==> flow/design.v <==
module seven_seg(en,in,seg);
input [3:0] in;
input en;
output [7:0] seg;
reg [7:0] seg;
always@(en or in)
begin
 if (!en) seg=8'b11111111;
 else case(in)
 4'd0: seg=8'b11000000;
 4'd1: seg=8'b11111001;
 4'd2: seg=8'b10100100;
 4'd3: seg=8'b10110000;
 4'd4: seg=8'b10011001;
 4'd5: seg=8'b10010010;
 4'd6: seg=8'b10000010;
 4'd7: seg=8'b11011000;
 4'd8: seg=8'b10000000;
 4'd9: seg=8'b10010000;
 default: seg=8'b11111111;
 endcase
 end
 endmodule 
module seven_seg_dot (en,in,seg);
input [3:0] in;
input en;
output [7:0] seg;
reg [7:0] seg;
always@(en or in)
begin
 if (!en) seg=8'b11111111;
 else case(in)
 4'd0: seg=8'b01000000;
 4'd1: seg=8'b01111001;
 4'd2: seg=8'b00100100;
 4'd3: seg=8'b00110000;
 4'd4: seg=8'b00011001;
 4'd5: seg=8'b00010010;
 4'd6: seg=8'b00000010;
 4'd7: seg=8'b01011000;
 4'd8: seg=8'b00000000;
 4'd9: seg=8'b00010000;
 default: seg=8'b11111111;
 endcase
 end
 endmodule 
module bcd_8421 (clk, rst, data, unit, ten, hun, thou, ten_thou, hun_thou);
input clk, rst;
input [19:0] data;
output [3:0] unit, ten, hun, thou, ten_thou, hun_thou;
reg [5:0]  cnt_shift;
reg [43:0] data_shift;  
reg        shift_sig;
reg [3:0]  unit, ten, hun, thou, ten_thou, hun_thou;
always@(posedge clk or posedge rst)
if (rst)
cnt_shift <= 5'd0;
else if (cnt_shift == 5'd21 && shift_sig == 1'b0)
cnt_shift <= 5'd0;
else if (shift_sig == 1'b0)
cnt_shift <= cnt_shift +1'b1;
else 
cnt_shift <= cnt_shift;
always@(posedge clk or posedge rst)
if (rst)
data_shift <= 44'b0;
else if (cnt_shift == 5'd0 && shift_sig == 1'b0)
data_shift <= {24'd0, data};
else if ((cnt_shift <= 5'd20) && (shift_sig == 1'b1))
begin
data_shift[23:20] <= (data_shift[23:20] > 4'b0100)?(data_shift[23:20] + 4'b0011):(data_shift[23:20]);
data_shift[27:24] <= (data_shift[27:24] > 4'b0100)?(data_shift[27:24] + 4'b0011):(data_shift[27:24]);
data_shift[31:28] <= (data_shift[31:28] > 4'b0100)?(data_shift[31:28] + 4'b0011):(data_shift[31:28]);
data_shift[35:32] <= (data_shift[35:32] > 4'b0100)?(data_shift[35:32] + 4'b0011):(data_shift[35:32]);
data_shift[39:36] <= (data_shift[39:36] > 4'b0100)?(data_shift[39:36] + 4'b0011):(data_shift[39:36]);
data_shift[43:40] <= (data_shift[43:40] > 4'b0100)?(data_shift[43:40] + 4'b0011):(data_shift[43:40]);
end
else if ((cnt_shift <= 5'd20) && (shift_sig == 1'b0))
data_shift <= data_shift << 1;
else 
data_shift <= data_shift;
always@(posedge clk or posedge rst)
if(rst == 1'b1)
shift_sig <= 1'b1;
else 
shift_sig <= ~shift_sig;
always@(posedge clk or posedge rst)
if(rst)
begin
unit <= 4'd0;
ten  <= 4'd0;
hun  <= 4'd0;
thou <= 4'd0;
ten_thou <= 4'd0;
hun_thou <= 4'd0;
end
else if (cnt_shift == 5'd21)
begin
 unit  <= data_shift[23:20];
 ten   <= data_shift[27:24];
 hun   <= data_shift[31:28];
 thou  <= data_shift[35:32];
 ten_thou <= data_shift[39:36];
 hun_thou <= data_shift[43:40];
 end
 endmodule
module adc_3008(clk, rst, cs, mosi, sck, miso, start, seg0, seg1, seg2, seg3, seg4, seg5); 
input clk, rst;
input miso;
input start;
output reg cs;
output reg mosi, sck;
output [7:0] seg0, seg1, seg2, seg3, seg4, seg5;
reg [2:0] state;     
reg [7:0] cnt_clk;   
reg [4:0] cnt_sck;   
reg [3:0] cnt_bit;   
reg [2:0] cnt_byte; 
reg rd_sig;          
reg [10:0] data_reg; 
reg [9:0] data_out;  
reg send_data_sig;   
reg [31:0] cnt;      
reg start_sig;       
wire [3:0] unit;
wire [3:0] ten; 
wire [3:0] hun; 
wire [3:0] thou; 
wire [3:0] ten_thou;
wire [3:0] hun_thou;
wire [19:0] data_bcd;
wire [19:0] data_bcd_vol;
assign data_bcd = {10'b0, data_out};
assign data_bcd_vol = (data_bcd*20'd479)/20'd1023;
parameter [2:0] INTIAL = 3'd0,
                WAIT_START = 3'd1,
                WRITE = 3'd2,
		READ = 3'd3,
		WAIT_END = 3'd4,
		END = 3'd5;
parameter WR_IN = 11'b000001_10010;
parameter cnt_clk_max = 8'd219;
parameter cnt_max = 32'd1_999;
always@(posedge clk or posedge rst)
if (rst)
cnt <= 32'd0;
else if (cnt == cnt_max)
cnt <= 32'd0;
else if (start == 1'b1)
cnt <= cnt + 1'b1;
always@(posedge clk or posedge rst)
if (rst)
start_sig <= 1'b0;
else if (start == 1'b1 && cnt == cnt_max)  
start_sig <= 1'b1;
else 
start_sig <= 1'b0;
always@(posedge clk or posedge rst)
if (rst)
state <= INTIAL;
else 
case(state)
INTIAL: if (start_sig == 1'b1)
        state <= WAIT_START;
		  else 
		  state <= INTIAL;
WAIT_START: if (cnt_byte == 3'd0 && cnt_clk == cnt_clk_max)
            state <= WRITE;
            else 
            state <= WAIT_START;			
WRITE: if (cnt_byte == 3'd1 && cnt_clk == cnt_clk_max)
       state <= READ;
	   else 
	   state <= WRITE;
READ: if (cnt_byte == 3'd2 && cnt_clk == cnt_clk_max)
      state <= WAIT_END;
      else 
      state <= READ;	  
WAIT_END: if (cnt_byte == 3'd3 && cnt_clk == cnt_clk_max)
          state <= END;
		    else 
		    state <= WAIT_END;
END: if (cnt_byte == 3'd4 && cnt_clk == cnt_clk_max)
     state <= INTIAL;
     else 
     state <= END;
default: state <= INTIAL;
endcase
always@(posedge clk or posedge rst)
if (rst)
cnt_clk <= 8'd0;
else if (state == INTIAL)
cnt_clk <= 8'd0;
else if (cnt_clk == cnt_clk_max) 
cnt_clk <= 8'd0;
else if (state != INTIAL)
cnt_clk <= cnt_clk + 1'b1;
always@(posedge clk or posedge rst)
if (rst)
cnt_byte <= 3'd0;
else if (cnt_byte == 3'd4 && cnt_clk == cnt_clk_max)
cnt_byte <= 3'd0;
else if (cnt_clk == cnt_clk_max)
cnt_byte <= cnt_byte + 1'b1;
always@(posedge clk or posedge rst)
if (rst)
cnt_sck <= 5'd0;
else if (state == WRITE && cnt_byte == 3'd1 && cnt_sck == 5'd19)
cnt_sck <= 5'd0;
else if (state ==READ && cnt_byte == 3'd2 && cnt_sck == 5'd19)
cnt_sck <= 5'd0;
else if (state == WRITE && cnt_byte == 3'd1)
cnt_sck <= cnt_sck + 1'b1;
else if (state ==READ && cnt_byte == 3'd2)
cnt_sck <= cnt_sck + 1'b1;
else 
cnt_sck <= 1'b0;
always@(posedge clk or posedge rst)
if (rst)
sck <= 1'b0;
else if (cnt_sck == 5'd0 && cnt_byte == 3'd3)
sck <= 1'b0;
else if (cnt_sck == 5'd0 && cnt_byte == 3'd1 && cnt_bit >= 4'd5)
sck <= 1'b0;
else if (cnt_sck == 5'd10 && cnt_byte == 3'd1 && cnt_bit >= 4'd5)
sck <= 1'b1;
else if (cnt_sck == 5'd0 && cnt_byte == 3'd2)
sck <= 1'b0;
else if (cnt_sck == 5'd10 && cnt_byte == 3'd2)
sck <= 1'b1;
else 
sck <= sck;
always@(posedge clk or posedge rst)
if (rst)
cnt_bit <= 4'd0;
else if (cnt_bit == 4'd10 && cnt_sck == 5'd10)
cnt_bit <= 4'd0;
else if (cnt_sck == 5'd10)
cnt_bit <= cnt_bit + 1'b1;
always@(posedge clk or posedge rst)
if (rst)
cs <= 1'b1;
else if (start_sig == 1'b1)
cs <= 1'b0;
else if (cnt_byte == 3'd3 && cnt_clk == cnt_clk_max && state == WAIT_END)
cs <= 1'b1;
always@(posedge clk or posedge rst)
if (rst)
mosi <= 1'b0;
else if (state == WRITE && cnt_byte == 4'd1 && cnt_sck == 5'd0)
mosi <= WR_IN[10-cnt_bit];
else if (state != WRITE)
mosi <= 1'b0;
always@(posedge clk or posedge rst)
if (rst)
rd_sig <= 1'b0;
else if (state == READ && cnt_byte == 4'd2 && cnt_sck == 5'd9)
rd_sig <= 1'b1;
else 
rd_sig <= 1'b0;
always@(posedge clk or posedge rst)
if (rst)
data_reg <= 11'd0;
else if (rd_sig == 1'b1)
data_reg <= {data_reg[9:0], miso};
always@(posedge clk or posedge rst)
if (rst)
send_data_sig <= 1'b0;
else if (cnt_byte == 4'd2 && cnt_clk == cnt_clk_max)
send_data_sig <= 1'b1;
else 
send_data_sig <= 1'b0;
always@(posedge clk or posedge rst)
if (rst)
data_out <= 10'd0;
else if (send_data_sig == 1'b1)
data_out <= data_reg[9:0];
else 
data_out <= data_out;
bcd_8421 bcd_8421_inst(
.clk(clk), 
.rst(rst), 
.data(data_bcd_vol), 
.unit(unit), 
.ten(ten), 
.hun(hun), 
.thou(thou), 
.ten_thou(ten_thou), 
.hun_thou(hun_thou)
);
seven_seg s0(
.en(1'b1),
.in(unit), 
.seg(seg0));
seven_seg s1(
.en(1'b1),
.in(ten), 
.seg(seg1));
seven_seg_dot s2(
.en(1'b1),
.in(hun), 
.seg(seg2));
seven_seg s3(
.en(1'b1),
.in(thou), 
.seg(seg3));
seven_seg s4(
.en(1'b1),
.in(ten_thou), 
.seg(seg4));
seven_seg s5(
.en(1'b1),
.in(hun_thou), 
.seg(seg5));
endmodule
* Tool chain data of adc_3008 *
What the tools print for adc_3008, step after step.
Lines are those of the file above, counted from 1.
Cell names lack the library's common part.
Not given: --

inputs
  top module = adc_3008
  clock input = clk
  cell library = sky130hd
  library corner = tt_025C_1v80

* After elaboration *
Counts by Yosys on the flattened word-level netlist (proc, flatten, opt, wreduce; memories kept). Register bits leave out memories and registers merged into their read ports (data or address). Print and check cells are left out. Cells with the same type and inputs are merged into one.
Yosys's memory passes give these memory sizes; they may raise the number of words (mostly to a power of two), join words into wider ones and drop unused or constant bits.

operators by class
  $add $sub $neg = 13
  multiply operators = 1
  div/mod/pow operators = 1
  magnitude comparators = 8
  eq/ne operators = 25
  shifts and indexed selects = 1
  mux-type cells = 61
  bitwise logic cells = 1
  reduce/logical cells = 46

operators with widths
  kind                                                                      count
  20-bit by 10-bit divider with 20-bit output (second input constant)       1
  10-bit by 9-bit multiplier with 19-bit output (second input constant)     1
  4-bit two-way mux                                                         26
  32-bit two-way mux                                                        2
  20-bit two-way mux                                                        3
  32-bit by 1-bit adder with 32-bit output (second input constant)          1
  32-bit by 11-bit equality test with 1-bit output (second input constant)  1
  1-bit logical AND                                                         25
  4-bit by 2-bit adder with 4-bit output (second input constant)            6
  4-bit by 3-bit > comparator with 1-bit output (second input constant)     6
  8-bit two-way mux                                                         3
  3-bit by 2-bit inequality test with 1-bit output (second input constant)  7
  5-bit two-way mux                                                         4
  3-bit parallel mux with 6-bit select                                      1
  1-bit two-way mux                                                         15
  2-bit AND reduction                                                       7
  2-bit nonzero test                                                        6
  3-bit by 2-bit equality test with 1-bit output (second input constant)    4
  6-bit two-way mux                                                         2
  3-bit two-way mux                                                         4
  11-bit by 5-bit indexed select with 1-bit output (first input constant)   1
  5-bit by 4-bit equality test with 1-bit output (second input constant)    2
  3-bit equality test (second input constant)                               3
  3-bit nonzero test                                                        3
  8-bit by 1-bit adder with 8-bit output (second input constant)            1
  8-bit equality test (second input constant)                               1
  3-bit by 1-bit equality test with 1-bit output (second input constant)    2
  3-bit logical NOT                                                         2

Other operator kinds: 17; their cells: 17.

storage and ports
  register bits after elaboration = 156
  memory bits (read-only) = 688
  memories kept = 6
  input port bits = 4
  output and inout bits = 51

memory list
  memory           words  width  read ports  wr ports  line  source
  (no name shown)  16     8      1           0         32    else case(in)
  (no name shown)  16     7      1           0         9     else case(in)
  (no name shown)  16     7      1           0         9
  (no name shown)  16     7      1           0         9
  (no name shown)  16     7      1           0         9
  (no name shown)  16     7      1           0         9

* Longest topological paths *
Depth = most cells in a row (Yosys ltp): at word level without a register or memory, in the mapped netlist without a sequential cell, where the memories' decode and read muxes count.

depth
  depth in word-level cells = 7
  ABC_AREA = 0
  depth in mapped cells = 48
  mapped depth without buffers = 42

* Mapped cells and area *
Source: synth_stat.txt of the flow (Yosys; design flattened, memories mapped). It holds for the ABC_AREA given above (unset counts as 0); a run with the other value may have another netlist.

synthesis totals
  cell count = 1615
  chip area (Yosys) = 13793.2 um^2
  area of sequential cells = 3906.2 um^2
  flip-flop cells = 156

cell types
  type      count  total area (um^2)
  dfrtp_1   154    3.85E+03
  ha_1      103    1.29E+03
  fa_1      39     780.749
  o21ai_0   112    560.538
  a21oi_1   109    545.523
  nand2_1   142    533.011
  nor2_1    138    517.997
  inv_1     131    491.722
  xnor2_1   39     341.578
  mux2_2    27     304.042
  nand3_1   56     280.269
  xor2_1    32     280.269
  nor3_1    39     195.187
  nand4_1   31     193.936
  clkbuf_1  50     187.68
  o31ai_1   23     172.666
  and2_1    26     162.656
  mux2i_1   16     160.154

Not listed: further types 88, cells in them 348.
By module: a second synthesis without flattening, with its own total; a netlist apart from the flattened one above.

unflattened totals
  cells (unflattened synthesis) = 1678
  area total of the unflattened synthesis = 14418.8 um^2

Rows give one instance, submodules left out.

by module
  module         times used  cells  area (um^2)
  adc_3008       1           1088   9166.3
  bcd_8421       1           384    3888.7
  seven_seg      5           34     226.5
  seven_seg_dot  1           36     231.5

* Worst setup path after synthesis *
Source: OpenSTA report_checks on the synthesized netlist (no wires, ideal clock, input and output delay 20% of the period each), path of least setup slack; recovery checks are left aside. Register names are those of the netlist, which keeps one name where synthesis merged equal registers.

path after synthesis
  kind = register -> register
  start = register data_out[2]
  end = register bcd_8421_inst.data_shift[0]
  clock period = 20.0 ns
  setup time = 0.086 ns
  arrival = 10.721 ns
  required time = 19.914 ns
  slack = 9.192 ns
  delay of the path = 10.807 ns
  stages = 45
  synthesis period reached = 10.808 ns

"delay of the path" = arrival - input delay + setup time.
"stages": output pins that drive a net of the path, with the launching flip-flop's if there is one; two outputs of one cell count as two.
"synthesis period reached" is the clock period less the worst setup slack; recovery checks do not enter. This is arithmetic on one report: input and output delays are still those of the set period (20% each).
Between the ends stands the longest chain of elaborated cells between them, by number of cells; it is not shown to be the way that was timed. Of several equally long chains one is given.
Each line given opens the expression or statement behind the cell; cells for indexed reads and writes are added by Yosys, which also makes memories of some case tables.
At most two assigning lines are given for a register; there are more.

on the way, after synthesis
  path through = dfrtp_1 inv_1 fa_1 inv_1 fa_1 fa_1 inv_1 fa_1 inv_1 ha_1 buf_2 a21oi_2 o21ai_1 and3_1 or3b_1 and3_1 buf_4 a2111o_1 [... 9 more ...] nand4_2 buf_6 o32ai_2 a21o_1 or3_4 nor2_1 nor2_1 xnor2_1 ha_1 inv_1 or3_1 o31a_1 a211o_1 or2_1 a311oi_1 nand2_1 a221o_1 o221ai_2
  cells in the longest elaborated chain = 3
  elaborated cells between the ends (all ways) = 3
  source lines of those cells = 2
  classes of those cells = mul: 1; div: 1; mux: 1

RTL lines, path after synthesis
  element                                        line  source
  from (decl)                                    121   reg [9:0] data_out;
  from (assign)                                  277   data_out <= data_reg[9:0];
  from (assign)                                  279   data_out <= data_out;
  10-bit by 9-bit multiplier with 19-bit output  134   assign data_bcd_vol = (data_bcd*20'd479)/20'd1023;
  20-bit by 10-bit divider with 20-bit output    134
  20-bit two-way mux                             67    else if (cnt_shift == 5'd0 && shift_sig == 1'b0)
  to (assign)                                    68    data_shift <= {24'd0, data};
  to (assign)                                    79    data_shift <= data_shift << 1;
  to (decl)                                      52    reg [43:0] data_shift;

* Worst path after layout *
From the final timing report of stored run 1: the path of least setup slack in the routed layout; clock arrival at registers is part of the times.

path post-layout
  kind = register -> register
  start = register data_out[2]
  end = register bcd_8421_inst.data_shift[0]
  clock period = 20.0 ns
  setup time = 0.14 ns
  arrival = 13.65 ns
  required time = 20.31 ns
  slack = 6.65 ns
  stages = 44

Between the ends stands the longest chain of elaborated cells between them, by number of cells; it is not shown to be the way that was timed. Of several equally long chains one is given.
At most two assigning lines are given for a register; there are more.

on the way, post-layout
  path through = dfrtp_1 inv_1 fa_1 inv_1 fa_1 fa_1 inv_1 fa_1 inv_1 ha_1 buf_2 a21oi_2 o21ai_1 and3_1 o31ai_1 and3_1 buf_4 nand2_1 [... 8 more ...] o211ai_1 nand4_2 buf_6 o32ai_2 a21o_1 or3_4 nor2_1 nor2_1 xnor2_1 ha_1 inv_1 or3_1 o31a_1 a211o_1 or2_1 o311ai_0 a221o_1 o221ai_2
  cells in the longest elaborated chain = 3
  elaborated cells between the ends (all ways) = 3
  source lines of those cells = 2
  classes of those cells = mul: 1; div: 1; mux: 1

RTL lines, path post-layout
  element                                        line  source
  from (decl)                                    121   reg [9:0] data_out;
  from (assign)                                  277   data_out <= data_reg[9:0];
  from (assign)                                  279   data_out <= data_out;
  10-bit by 9-bit multiplier with 19-bit output  134   assign data_bcd_vol = (data_bcd*20'd479)/20'd1023;
  20-bit by 10-bit divider with 20-bit output    134
  20-bit two-way mux                             67    else if (cnt_shift == 5'd0 && shift_sig == 1'b0)
  to (assign)                                    68    data_shift <= {24'd0, data};
  to (assign)                                    79    data_shift <= data_shift << 1;
  to (decl)                                      52    reg [43:0] data_shift;

Lab notebook: adc_3008

5 stored runs of adc_3008 in the flow (synthesis by Yosys, layout by OpenROAD, sky130hd cells), in arbitrary order. Constraints: input delay and output delay 20% of the set period each, output load 0.01 pF.
"achieved clock period (ns)" = clock period - worst setup slack. The figure is calculated, with input and output delays left at 20% of the set period.
"worst setup path time (ns)" means the part of the period allowed to the worst setup path (the constraints hold back 20% at inputs and 20% at outputs) less its slack; where the path has registers, the arrival times of their clocks count too.
"finish__power__total" is the tool's figure for a default switching activity; nothing was simulated.

settings of stored run 1
{
  "CELL_PAD_IN_SITES_DETAIL_PLACEMENT": 1,
  "CELL_PAD_IN_SITES_GLOBAL_PLACEMENT": 2,
  "CORE_ASPECT_RATIO": 0.59,
  "CTS_CLUSTER_DIAMETER": 30,
  "CTS_CLUSTER_SIZE": 97,
  "GPL_ROUTABILITY_DRIVEN": 0,
  "GPL_TIMING_DRIVEN": 0,
  "HOLD_SLACK_MARGIN": 0.18,
  "TNS_END_PERCENT": 15,
  "period_ns": 20.0,
  "CAP_MARGIN": 20,
  "CORE_MARGIN": 2,
  "CORE_UTILIZATION": 40,
  "SLEW_MARGIN": 20
}
report of stored run 1
yosys chip area after synthesis (um^2): 13793.2
finish__design__die__area: 36036.3
finish__design__instance__area__stdcell: 15511.1
finish__design__instance__utilization: 0.4550
finish__timing__setup__ws: 6.653
finish__timing__setup__tns: 0.000
finish__timing__hold__ws: 0.426
finish__power__total: 6.991e-04
achieved clock period (ns): 13.347
worst setup path time (ns): 13.35
worst setup path kind: register -> register

settings of stored run 2
{
  "CAP_MARGIN": 5,
  "CELL_PAD_IN_SITES_DETAIL_PLACEMENT": 0,
  "CELL_PAD_IN_SITES_GLOBAL_PLACEMENT": 2,
  "CORE_ASPECT_RATIO": 0.59,
  "CORE_UTILIZATION": 60,
  "CTS_CLUSTER_DIAMETER": 30,
  "CTS_CLUSTER_SIZE": 97,
  "GPL_ROUTABILITY_DRIVEN": 0,
  "GPL_TIMING_DRIVEN": 0,
  "HOLD_SLACK_MARGIN": 0.18,
  "TNS_END_PERCENT": 15,
  "period_ns": 20.0,
  "CORE_MARGIN": 2,
  "SLEW_MARGIN": 20
}
report of stored run 2: did not finish, place, GPL-0301

settings of stored run 3
{
  "ABC_AREA": 1,
  "CAP_MARGIN": 25,
  "CORE_UTILIZATION": 31,
  "CTS_CLUSTER_DIAMETER": 249,
  "MAX_ROUTING_LAYER": "met4",
  "PLACE_DENSITY_LB_ADDON": 0.25,
  "SETUP_SLACK_MARGIN": -0.41,
  "period_ns": 15.4,
  "CORE_MARGIN": 2,
  "SLEW_MARGIN": 20
}
report of stored run 3
yosys chip area after synthesis (um^2): 13726.9
finish__design__die__area: 45980.2
finish__design__instance__area__stdcell: 15446.1
finish__design__instance__utilization: 0.3516
finish__timing__setup__ws: 4.922
finish__timing__setup__tns: 0.000
finish__timing__hold__ws: 0.457
finish__power__total: 8.660e-04
achieved clock period (ns): 10.478
worst setup path time (ns): 10.48
worst setup path kind: register -> register

settings of stored run 4
{
  "CORE_ASPECT_RATIO": 1.92,
  "CORE_MARGIN": 8,
  "CORE_UTILIZATION": 40,
  "CTS_CLUSTER_DIAMETER": 133,
  "GPL_ROUTABILITY_DRIVEN": 1,
  "MAX_ROUTING_LAYER": "met5",
  "MIN_ROUTING_LAYER": "met2",
  "PLACE_DENSITY_LB_ADDON": 0.08,
  "SETUP_SLACK_MARGIN": 1.69,
  "SLEW_MARGIN": 25,
  "period_ns": 15.6,
  "CAP_MARGIN": 20
}
report of stored run 4
yosys chip area after synthesis (um^2): 13793.2
finish__design__die__area: 40999.8
finish__design__instance__area__stdcell: 15165.8
finish__design__instance__utilization: 0.4446
finish__timing__setup__ws: 2.581
finish__timing__setup__tns: 0.000
finish__timing__hold__ws: 0.377
finish__power__total: 8.952e-04
achieved clock period (ns): 13.019
worst setup path time (ns): 13.02
worst setup path kind: register -> register

settings of stored run 5
{
  "CORE_ASPECT_RATIO": 1.39,
  "CORE_UTILIZATION": 40,
  "GPL_ROUTABILITY_DRIVEN": 0,
  "period_ns": 20.0,
  "CAP_MARGIN": 20,
  "CORE_MARGIN": 2,
  "SLEW_MARGIN": 20
}
report of stored run 5
yosys chip area after synthesis (um^2): 13793.2
finish__design__die__area: 36004.3
finish__design__instance__area__stdcell: 15144.5
finish__design__instance__utilization: 0.4437
finish__timing__setup__ws: 7.733
finish__timing__setup__tns: 0.000
finish__timing__hold__ws: 0.395
finish__power__total: 6.764e-04
achieved clock period (ns): 12.267
worst setup path time (ns): 12.27
worst setup path kind: register -> register
